==> flow/design.v <==
module axi4_slave #(
    parameter int          NUM_REGS   = 4     ,
    parameter integer      ID_WIDTH   = 4     ,
    parameter integer      ADDR_WIDTH = 32    ,
    parameter integer      DATA_WIDTH = 32    ,
    parameter logic [31:0] BASE_ADDR  = 32'h0
)(
    input  logic                     ACLK,
    input  logic                     ARESETN,
    input  logic [ID_WIDTH-1:0]       S_AXI_AWID     ,
    input  logic [ADDR_WIDTH-1:0]     S_AXI_AWADDR   ,
    input  logic [7:0]                S_AXI_AWLEN    ,
    input  logic [2:0]                S_AXI_AWSIZE   ,
    input  logic [1:0]                S_AXI_AWBURST  ,
    input  logic                      S_AXI_AWVALID  ,
    output logic                      S_AXI_AWREADY  ,
    input  logic [DATA_WIDTH-1:0]     S_AXI_WDATA    ,
    input  logic [(DATA_WIDTH/8)-1:0] S_AXI_WSTRB    ,
    input  logic                      S_AXI_WLAST    ,
    input  logic                      S_AXI_WVALID   ,
    output logic                      S_AXI_WREADY   ,
    output logic [ID_WIDTH-1:0]       S_AXI_BID      ,
    output logic [1:0]                S_AXI_BRESP    ,
    output logic                      S_AXI_BVALID   ,
    input  logic                      S_AXI_BREADY   ,
    input  logic [ID_WIDTH-1:0  ]     S_AXI_ARID     ,
    input  logic [ADDR_WIDTH-1:0]     S_AXI_ARADDR   ,
    input  logic [7:0]                S_AXI_ARLEN    ,
    input  logic [2:0]                S_AXI_ARSIZE   ,
    input  logic [1:0]                S_AXI_ARBURST  ,
    input  logic                      S_AXI_ARVALID  ,
    output logic                      S_AXI_ARREADY  ,
    output logic [ID_WIDTH-1:0  ]     S_AXI_RID      ,
    output logic [DATA_WIDTH-1:0]     S_AXI_RDATA    ,
    output logic [1:0]                S_AXI_RRESP    ,
    output logic                      S_AXI_RLAST    ,
    output logic                      S_AXI_RVALID   ,
    input  logic                      S_AXI_RREADY   ,
    output logic                      write_en        ,
    output logic                      read_en
);
localparam ADDR_LSB     = $clog2(DATA_WIDTH / 8);
localparam ADDR_INDEX_W = $clog2(NUM_REGS);
logic [DATA_WIDTH-1:0] regfile [NUM_REGS-1:0];  
logic [ADDR_INDEX_W-1:0] write_ptr;
typedef enum logic [1:0] {
    WR_IDLE,     
    WR_WAIT,     
    WR_DATA,     
    WR_RESP      
} wr_state_t;
wr_state_t wr_state, wr_next;
logic awc_hs, wc_hs; 
logic [ADDR_WIDTH-1:0]      addr_latch     ;
logic [ID_WIDTH-1:0]        awid_latch     ;
logic [7:0]  awlen_latch    ;
logic [2:0]  awsize_latch   ;
logic [1:0]  awburst_latch  ;
logic [DATA_WIDTH-1:0]      wdata_latch    ; 
logic [(DATA_WIDTH/8)-1:0]  wstrb_latch    ;
logic                       wlast_latch    ;
logic [ADDR_WIDTH-1:0]      awaddr_latch   ;
logic [11:0] wr_transfer_size, wr_wrap_start, wr_transfer_size_latch, wr_wrap_start_latch, wr_wrap_end, wr_wrap_end_latch;
assign wr_transfer_size = (awlen_latch + 1)*(2**awsize_latch);
assign wr_wrap_start    = (S_AXI_AWADDR/ wr_transfer_size) * wr_transfer_size;
assign wr_wrap_end      = wr_wrap_start + wr_transfer_size;
logic [7:0] wr_beat_count;  
logic awaddr_err, wstrb_err, wr_burst_err;
always_comb begin
    wr_next = wr_state;  
    case(wr_state)
        WR_IDLE : if (S_AXI_AWVALID || S_AXI_WVALID)                          wr_next = WR_WAIT;
        WR_WAIT : if (awc_hs && wc_hs)                                        wr_next = WR_DATA;
        WR_DATA : if (S_AXI_WLAST || wstrb_err || awaddr_err || wr_burst_err) wr_next = WR_RESP;
        WR_RESP : if (S_AXI_BREADY)                                           wr_next = WR_IDLE;
    endcase
end
always_ff @(posedge ACLK or negedge ARESETN) begin
    if (!ARESETN)
        wr_state <= WR_IDLE;
    else
        wr_state <= wr_next;
end
always_ff @(posedge ACLK or negedge ARESETN) begin
    if (!ARESETN) begin
        S_AXI_AWREADY          <=  0    ;
        awc_hs                 <= '0    ;
        awid_latch             <= '0    ;
        awlen_latch            <= '0    ;
        awsize_latch           <= '0    ;
        awburst_latch          <= '0    ;
        awaddr_err             <= '0    ;
        wr_burst_err           <= '0    ;
        S_AXI_WREADY           <=  0    ;
        wr_beat_count          <=  0    ;
        write_ptr              <= '0    ;  
        wc_hs                  <= '0    ;
        wr_transfer_size_latch <= '0    ;
        wr_wrap_start_latch    <= '0    ;
        wr_wrap_end_latch      <= '0    ;
        wstrb_err              <= '0    ;
        S_AXI_BID              <= '0    ;
        S_AXI_BVALID           <= '0    ;
        S_AXI_BRESP            <= 2'b00 ;
        for (int r = 0; r < NUM_REGS; r++)
            regfile[r]         <= '0    ;
    end
    else begin
        case(wr_state)
            WR_IDLE: begin
                S_AXI_AWREADY          <= '0;
                S_AXI_WREADY           <= '0;
                awc_hs                 <= '0;
                awid_latch             <= '0;
                awlen_latch            <= '0;
                awsize_latch           <= '0;
                awburst_latch          <= '0;
                write_ptr              <= '0;
                wr_transfer_size_latch <= '0;
                wr_wrap_start_latch    <= '0;
                wr_wrap_end_latch      <= '0;
                S_AXI_BID              <= '0;
                S_AXI_BRESP            <= '0;
                S_AXI_BVALID           <= '0;
                awaddr_err             <= '0;
                wr_burst_err           <= '0;
                wstrb_err              <= '0;
            end
            WR_WAIT: begin
                if(S_AXI_AWVALID) begin
                    S_AXI_AWREADY          <= 1'b1              ;
                    awc_hs                 <= 1'b1              ;
                    awid_latch             <= S_AXI_AWID        ;
                    awlen_latch            <= S_AXI_AWLEN       ;
                    awsize_latch           <= S_AXI_AWSIZE      ;
                    awburst_latch          <= S_AXI_AWBURST     ;
                    awaddr_latch           <= S_AXI_AWADDR      ;
                    write_ptr              <= S_AXI_AWADDR[4:2] ;
                    wr_transfer_size_latch <= wr_transfer_size  ;
                    wr_wrap_start_latch    <= wr_wrap_start     ;
                    wr_wrap_end_latch      <= wr_wrap_end       ;
                end
                S_AXI_WREADY <= 1'b1;
                if(S_AXI_WVALID) begin
                    wc_hs        <= 1'b1;
                end
            end
            WR_DATA: begin
                S_AXI_AWREADY <= 1'b0;  
                if(!(wstrb_err || awaddr_err || wr_burst_err) && wr_beat_count < awlen_latch + 1) begin
                    for (int i = 0; i < DATA_WIDTH/8; i++) begin
                        if (S_AXI_WSTRB[i])
                            regfile[write_ptr][8*i +: 8] <= S_AXI_WDATA[8*i +: 8];
                    end
                    wr_beat_count <= wr_beat_count + 1;
                    case(awburst_latch)  
                        2'b00: write_ptr <= write_ptr;       
                        2'b01: begin
                            if(write_ptr >= awlen_latch) begin
                                awaddr_err <= 1'b1;
                            end
                            else begin
                                write_ptr <= write_ptr + 1;   
                            end
                        end
                        2'b10: begin                         
                            if (write_ptr + 1 == wr_wrap_end_latch) begin
                                write_ptr <= wr_wrap_start_latch;
                            end
                            else begin
                                write_ptr <= write_ptr + 1;
                            end
                        end
                        2'b11:  wr_burst_err <= 1'b1;   
                    endcase
                end
                if(S_AXI_WSTRB == '0) begin
                    wstrb_err <= 1'b1;
                end
                if (wr_beat_count == 0) begin
                    if(!(awaddr_latch[1:0] == 2'b00)) begin
                        awaddr_err <= 1'b1;
                    end
                end
                if(wr_beat_count > 0) begin
                    if (write_ptr < awaddr_latch[ADDR_LSB +: ADDR_INDEX_W] || write_ptr > awaddr_latch[ADDR_LSB +: ADDR_INDEX_W] + (1 << ADDR_INDEX_W) - 1) begin
                        awaddr_err <=1'b1;
                    end
                end
            end
            WR_RESP: begin
                wr_beat_count <= '0;
                S_AXI_WREADY  <= 1'b0;
                S_AXI_BVALID  <= 1'b1;
                S_AXI_BID     <= awid_latch;
                S_AXI_BRESP  <= (awaddr_err)                ? 2'b11 :   
                                (wstrb_err || wr_burst_err) ? 2'b10 :   
                                                              2'b00 ;   
                if (S_AXI_BREADY && S_AXI_BVALID) begin
                    awc_hs        <= 1'b0;
                    wc_hs         <= 1'b0;
                    S_AXI_BVALID  <= 1'b0;
                    write_ptr     <= '0;
                end
            end
        endcase
    end
end
typedef enum logic [1:0] {
    RD_IDLE,     
    RD_WAIT,     
    RD_DATA      
} rd_state_t;
rd_state_t rd_state, rd_next;
logic ar_hs;
logic [7:0] rd_beat_count;
logic ar_err, r_burst_err;
always_comb begin
    rd_next = rd_state;
    case(rd_state)
        RD_IDLE: if (S_AXI_ARVALID)                               rd_next = RD_WAIT;
        RD_WAIT: if (ar_hs )                                      rd_next = RD_DATA;
        RD_DATA: if (rd_beat_count == 0 || ar_err || r_burst_err) rd_next = RD_IDLE;
    endcase
end
always_ff @(posedge ACLK or negedge ARESETN) begin
    if(!ARESETN) begin
        rd_state <= RD_IDLE;
    end
    else begin
        rd_state <= rd_next;
    end
end
logic [ADDR_INDEX_W-1:0] read_ptr;
logic [ADDR_WIDTH-1:0]  arid_latch    ;
logic [7:0]             arlen_latch   ;
logic [2:0]             arsize_latch  ;
logic [ADDR_WIDTH-1:0]  araddr_latch  ;
logic [1:0]             arburst_latch ;
logic                   rd_complete   ;
logic [11:0] rd_transfer_size, rd_wrap_start, rd_transfer_size_latch, rd_wrap_start_latch, rd_wrap_end, rd_wrap_end_latch;
assign rd_transfer_size = (arlen_latch + 1)*(2**arsize_latch);
assign rd_wrap_start    = (S_AXI_ARADDR/ rd_transfer_size) * rd_transfer_size;
assign rd_wrap_end      = rd_wrap_start + rd_transfer_size;
always_ff @(posedge ACLK or negedge ARESETN) begin
    if(!ARESETN) begin
        S_AXI_ARREADY <=  0   ;
        S_AXI_RID     <= '0   ;
        S_AXI_RDATA   <= '0   ;
        S_AXI_RRESP   <= 2'b00;
        S_AXI_RLAST   <=  0   ;
        S_AXI_RVALID  <=  0   ;
        read_ptr      <= '0   ;
        ar_hs         <=  0   ;
    end
    else begin
        case(rd_state)
            RD_IDLE: begin
                S_AXI_ARREADY          <=  0;
                S_AXI_RLAST            <=  0;
                S_AXI_RVALID           <=  0;
                ar_hs                  <=  0;
                arid_latch             <= '0;
                arlen_latch            <= '0;
                arsize_latch           <= '0;
                araddr_latch           <= '0;
                r_burst_err            <= '0;
                ar_err                 <= '0;
                arburst_latch          <= '0;
                read_ptr               <= '0;
                rd_beat_count          <= '0;
                rd_transfer_size_latch <= '0;
                rd_wrap_start_latch    <= '0;
                rd_wrap_end_latch      <= '0;
            end
            RD_WAIT: begin
                S_AXI_ARREADY          <= 1'b1              ;
                ar_hs                  <= 1'b1              ;
                arid_latch             <= S_AXI_ARID        ;
                arlen_latch            <= S_AXI_ARLEN       ;
                araddr_latch           <= S_AXI_ARADDR      ;
                arsize_latch           <= S_AXI_ARSIZE      ;
                arburst_latch          <= S_AXI_ARBURST     ;
                read_ptr               <= S_AXI_ARADDR[4:2] ;
                rd_beat_count          <= arlen_latch + 1   ;
                rd_transfer_size_latch <= rd_transfer_size  ;
                rd_wrap_start_latch    <= rd_wrap_start     ;   
                rd_wrap_end_latch      <= rd_wrap_end       ;
            end
            RD_DATA: begin
                S_AXI_ARREADY          <= 1'b0;
                if (rd_beat_count == arlen_latch + 1 && !(araddr_latch[1:0] == 2'b00)) begin
                    ar_err <= 1'b1;
                    if (S_AXI_RREADY) begin
                        S_AXI_RVALID <= 1'b1;
                        S_AXI_RLAST  <= 1'b1;
                        S_AXI_RID    <= arid_latch;
                        S_AXI_RRESP  <= 2'b11;
                    end
                end
                else if (rd_beat_count == arlen_latch && (read_ptr < araddr_latch[4:2] || read_ptr > araddr_latch[4:2] + 7)) begin
                    ar_err <= 1'b1;
                    if (S_AXI_RREADY) begin
                        S_AXI_RVALID <= 1'b1;
                        S_AXI_RLAST  <= 1'b1;
                        S_AXI_RID    <= arid_latch;
                        S_AXI_RRESP  <= 2'b11;
                    end
                end
                else if (arburst_latch == 2'b11) begin
                    r_burst_err <= 1'b1;
                    if (S_AXI_RREADY) begin
                        S_AXI_RVALID <= 1'b1;
                        S_AXI_RLAST  <= 1'b1;
                        S_AXI_RID    <= arid_latch;
                        S_AXI_RRESP  <= 2'b01;
                    end
                end
                else begin
                    if(rd_beat_count > 1 && S_AXI_RREADY) begin
                        S_AXI_RVALID <= 1'b1;
                        S_AXI_RDATA  <= regfile[read_ptr];
                        S_AXI_RID    <= arid_latch;
                        case(arburst_latch)
                            2'b00: read_ptr <= read_ptr;         
                            2'b01: 
                                if(read_ptr >= arlen_latch) begin
                                    ar_err <= 1'b1;
                                end
                                else begin 
                                read_ptr <= read_ptr + 1;     
                                end
                            2'b10:                               
                                if (read_ptr + 1 == rd_wrap_end_latch) begin
                                    read_ptr <= rd_wrap_start_latch;
                                end
                                else begin
                                    read_ptr <= read_ptr + 1;
                                end
                        endcase
                        rd_beat_count <= rd_beat_count - 1;
                    end
                    else if (rd_beat_count == 1 && S_AXI_RREADY) begin
                        S_AXI_RVALID <= 1'b1;
                        S_AXI_RLAST  <= 1'b1;
                        S_AXI_RDATA  <= regfile[read_ptr];
                        S_AXI_RID    <= arid_latch;
                        S_AXI_RRESP  <= (ar_err)      ? 2'b11 :   
                                        (r_burst_err) ? 2'b10 :   
                                                        2'b00 ;   
                        rd_beat_count <= 0;
                    end
                end
            end
        endcase
    end
end
assign write_en = awc_hs && wc_hs;
assign read_en  = ar_hs;
endmodule
Tool chain data of axi4_slave

Tool output for the design above, in the order of the flow.
Lines are those of the file above, counted from 1.
Operators carry their Yosys type and port widths (W data, S select, Z words).
Library cell names are shortened.
A cell with -- has no value.

Top: axi4_slave
Clock input: ACLK
Library: sky130hd
Corner: tt_025C_1v80

Word-level counts

Source: Yosys, flattened and elaborated. Widths are those after wreduce. Registers that Yosys merges into a memory's read port (data or address) are not register bits. Print and check cells do not count.

Memory cells: 0
ROM bits: 0
Flip-flop bits (word level): 281
Cells after elaboration: 346
Input port bits: 142
Clocked read ports x word width: 0
Bits in latches: 0
RAM bits: 0

Equality and inequality tests: 54
Divide/modulo/power cells: 2
Bitwise operators: 3
Add/subtract/negate cells: 11
Mux-type cells: 121
Multipliers: 4
Shifts and indexed selects: 2
Reduce/logical cells: 85
Magnitude comparators: 9

Operator list:

| operator               | count |
| $mul A32 B32 Y12       | 2 |
| $div A32 B12 Y32       | 2 |
| $mul A32 B12 Y12       | 2 |
| $pmux W32 S4           | 1 |
| $reduce_and A4 Y1      | 19 |
| $shl A1 B3 Y32 const A | 2 |
| $eq A32 B12 Y1         | 2 |
| $mux W32               | 2 |
| $mux W2                | 31 |
| $mux W8                | 7 |
| $pmux W12 S2           | 2 |
| $pmux W8 S2            | 3 |
| $ne A2 B2 Y1 const B   | 18 |
| $mux W1                | 34 |
| $gt A2 B32 Y1          | 1 |
| $pmux W2 S2            | 7 |
| $mux W4                | 7 |
| $pmux W1 S2            | 13 |
| $add A12 B12 Y12       | 2 |
| $ne A4 B4 Y1 const B   | 6 |
| $pmux W8 S3            | 1 |
| $pmux W4 S2            | 3 |
| $eq A2 B2 Y1 const B   | 11 |
| $reduce_bool A2 Y1     | 11 |
| $reduce_and A6 Y1      | 3 |
| $add A8 B1 Y9 const B  | 2 |
| $ge A2 B8 Y1           | 2 |
| $gt A8 B1 Y1 const B   | 2 |

Other operator kinds: 39; their cells: 93.

Depth

Yosys ltp: most cells in a row. Word level: on the elaborated netlist, between registers, memories and ports. Mapped: between sequential cells and ports; inverters and the memories' decode and read muxes count.

Word-level depth: 10
ABC_AREA: 0
Mapped depth: 550
Depth with buffers taken out: 511

Mapped cells and area

Yosys stat after the flow's synthesis: flattened, memories mapped to cells. It holds for the ABC_AREA given above (unset counts as 0); a run with the other value may have another netlist.

Cell types:

| cell type | count | area in all (um^2) |
| ha_1      | 793   | 9.92E+03 |
| dfrtp_1   | 232   | 5.81E+03 |
| o21a_1    | 433   | 3.25E+03 |
| fa_1      | 150   | 3002.88 |
| mux2_2    | 258   | 2.91E+03 |
| nand2_1   | 741   | 2.78E+03 |
| nor2_1    | 731   | 2.74E+03 |
| nor3_1    | 488   | 2.44E+03 |
| xnor2_1   | 272   | 2.38E+03 |
| a21oi_1   | 461   | 2.31E+03 |
| o31ai_1   | 224   | 1.68E+03 |
| o21ai_0   | 312   | 1.56E+03 |
| edfxtp_1  | 50    | 1501.44 |
| inv_1     | 395   | 1.48E+03 |
| xor2_1    | 125   | 1094.8 |
| a21o_1    | 128   | 960.922 |
| nand3_1   | 167   | 835.802 |
| clkbuf_1  | 213   | 799.517 |

Other cell types: 123; their cells: 1834.

Standard cells after synthesis: 8007
Mapped flip-flops: 284
Mapped area: 61413.9 um^2
Buffers: 287
Sequential area: 7359.6 um^2

Path before layout

Path of least setup slack by OpenSTA after synthesis, without wires, with an ideal clock, recovery checks aside; 20% of the period is set as input and as output delay. Where synthesis merged equal registers, the netlist keeps one of their names.

Path type: input to register
Start: in S_AXI_ARADDR[31]
End: reg rd_wrap_end_latch[11]
Stages on the path: 505
Setup time: 0.267 ns
Path slack: 61.565 ns
Data required time: 199.733 ns
Time at the first pin: 40.000 ns
Data arrival time: 138.168 ns
Period: 200.0 ns
Input delay: 40.000 ns
Delay of the path: 98.435 ns
Synthesis period reached: 138.435 ns

"delay of the path" is the arrival time less input delay plus setup time.
"stages on the path": output pins that drive a net of the path, with the launching flip-flop's if there is one; two outputs of one cell count as two.
"synthesis period reached" = period - worst setup slack (recovery checks aside). The figure is calculated, with input and output delays left at 20% of the set period.
Between the ends stands the longest chain of elaborated cells between them, by number of cells; it is not shown to be the way that was timed. Of several equally long chains one is given.
A line is the first line of the expression or statement that the cell stems from. Yosys adds cells for indexed reads and writes and turns some case tables into memories.

Cell sequence: ha_1 a21oi_1 ha_1 o21a_1 o21ai_0 nor3_1 mux2i_1 ha_1 o21a_1 o21ai_0 a21oi_1 nand2_1 nand2_1 o21ai_0 ha_1 o21a_1 o21a_1 o21a_1 [469 not listed] inv_1 o21bai_1 a21oi_1 xnor2_1 xnor2_1 xnor2_1 xnor2_1 xnor2_1 xor2_1 xnor2_1 xnor2_1 xnor2_1 xnor2_1 xnor2_1 xnor2_1 xnor2_1 nand2b_1 mux2i_1
Length of the longest elaborated chain: 4

RTL lines, path after synthesis:

| item             | RTL line | source |
| from (decl)      | 27       | `input  logic [ADDR_WIDTH-1:0]     S_AXI_ARADDR   ,` |
| $div A32 B12 Y32 | 243      | `assign rd_wrap_start    = (S_AXI_ARADDR/ rd_transfer_size) * rd_transfer_size;` |
| $mul A32 B12 Y12 | 243      |  |
| $add A12 B12 Y12 | 244      | `assign rd_wrap_end      = rd_wrap_start + rd_transfer_size;` |
| $pmux W12 S2     | 257      | `case(rd_state)` |
| to (assign)      | 274      | `rd_wrap_end_latch      <= '0;` |
| to (assign)      | 288      | `rd_wrap_end_latch      <= rd_wrap_end       ;` |
| to (decl)        | 241      | `logic [11:0] rd_transfer_size, rd_wrap_start, rd_transfer_size_latch, rd_wrap_start_latch, rd_wrap_end, rd_wra ...` |

Timing after layout

From the final timing report of flow run A: the path of least setup slack in the routed layout; clock arrival at registers is part of the times.

Path type: input to register
Start: in S_AXI_ARADDR[31]
End: reg rd_wrap_end_latch[11]
Stages on the path: 504
Data arrival time: 175.41 ns
Period: 257.0 ns
Input delay: 51.40 ns
Setup time: 0.27 ns
Data required time: 257.31 ns
Time at the first pin: 51.40 ns
Path slack: 81.90 ns

Between the ends stands the longest chain of elaborated cells between them, by number of cells; it is not shown to be the way that was timed. Of several equally long chains one is given.

Cell sequence: clkdlybuf4s50_1 ha_1 a21oi_1 a21oi_1 ha_1 o21a_1 o21ai_0 nor3_1 mux2i_1 ha_1 o21a_1 o21ai_0 a21oi_1 nand2_1 o21ai_0 ha_1 o21a_1 o21a_1 [468 not listed] inv_1 o21bai_1 a21oi_1 xnor2_1 xnor2_1 xnor2_1 xnor2_1 xnor2_1 xor2_1 xnor2_1 xnor2_1 xnor2_1 xnor2_1 xnor2_1 xnor2_1 xnor2_1 nand2b_1 mux2i_1
Length of the longest elaborated chain: 4

RTL lines, path after layout:

| item             | RTL line | source |
| from (decl)      | 27       | `input  logic [ADDR_WIDTH-1:0]     S_AXI_ARADDR   ,` |
| $div A32 B12 Y32 | 243      | `assign rd_wrap_start    = (S_AXI_ARADDR/ rd_transfer_size) * rd_transfer_size;` |
| $mul A32 B12 Y12 | 243      |  |
| $add A12 B12 Y12 | 244      | `assign rd_wrap_end      = rd_wrap_start + rd_transfer_size;` |
| $pmux W12 S2     | 257      | `case(rd_state)` |
| to (assign)      | 274      | `rd_wrap_end_latch      <= '0;` |
| to (assign)      | 288      | `rd_wrap_end_latch      <= rd_wrap_end       ;` |
| to (decl)        | 241      | `logic [11:0] rd_transfer_size, rd_wrap_start, rd_transfer_size_latch, rd_wrap_start_latch, rd_wrap_end, rd_wra ...` |

Add stored flow runs of axi4_slave

Flow measurements of axi4_slave on sky130hd: 5 stored runs with different settings, listed in no order. Input and output delays are each 20% of the period that was set; the output load is 0.01 pF.
Settings: -- = not set for that run.
Results: -- = not shown.

| item                                     | flow run A | flow run B | flow run C | flow run D | flow run E |
| CAP_MARGIN                               | 35         | 5          | 10         | 20         | 15         |
| CORE_ASPECT_RATIO                        | 1.78       | 0.5        | --         | --         | 1.27       |
| CORE_UTILIZATION                         | 18         | 26         | 55         | 40         | 61         |
| CTS_CLUSTER_DIAMETER                     | 320        | 261        | 79         | 386        | --         |
| GPL_ROUTABILITY_DRIVEN                   | 1          | --         | 0          | --         | 0          |
| GPL_TIMING_DRIVEN                        | 0          | 0          | --         | --         | --         |
| MIN_ROUTING_LAYER                        | met1       | met2       | --         | met2       | --         |
| PLACE_DENSITY_LB_ADDON                   | 0.12       | 0.05       | 0.02       | --         | 0.19       |
| SETUP_SLACK_MARGIN                       | 1.91       | 5.0        | --         | 5.0        | --         |
| SLEW_MARGIN                              | 10         | 20         | 20         | 20         | 5          |
| period_ns                                | 257.0      | 200.0      | 140.0      | 200.0      | 171.0      |
| CORE_MARGIN                              | 2          | 2          | 8          | 2          | 2          |
| ABC_AREA                                 | --         | 1          | --         | 1          | --         |
| CELL_PAD_IN_SITES_DETAIL_PLACEMENT       | --         | 2          | --         | 2          | 0          |
| CELL_PAD_IN_SITES_GLOBAL_PLACEMENT       | --         | 2          | --         | 1          | --         |
| CTS_CLUSTER_SIZE                         | --         | 92         | --         | --         | --         |
| MAX_ROUTING_LAYER                        | --         | met4       | met4       | met4       | --         |
| TNS_END_PERCENT                          | --         | 25         | --         | 25         | --         |
| PLACE_DENSITY                            | --         | --         | --         | 0.43       | --         |
| chip area after synthesis (Yosys) (um^2) | 61413.9    | 69644.3    | 61413.9    | --         | 61413.9    |
| die area (um^2)                          | 346072.0   | 272268.0   | 122612.0   | --         | 103250.0   |
| final utilization (%)                    | 20.9       | 28.9       | 59.7       | --         | 65.4       |
| lowest setup slack (ns)                  | 81.900     | 49.760     | 7.410      | --         | 24.684     |
| standard-cell area after routing (um^2)  | 71133.2    | 77060.2    | 66082.1    | --         | 65465.3    |

Flow run D: unfinished; error GRT-0116 in routing
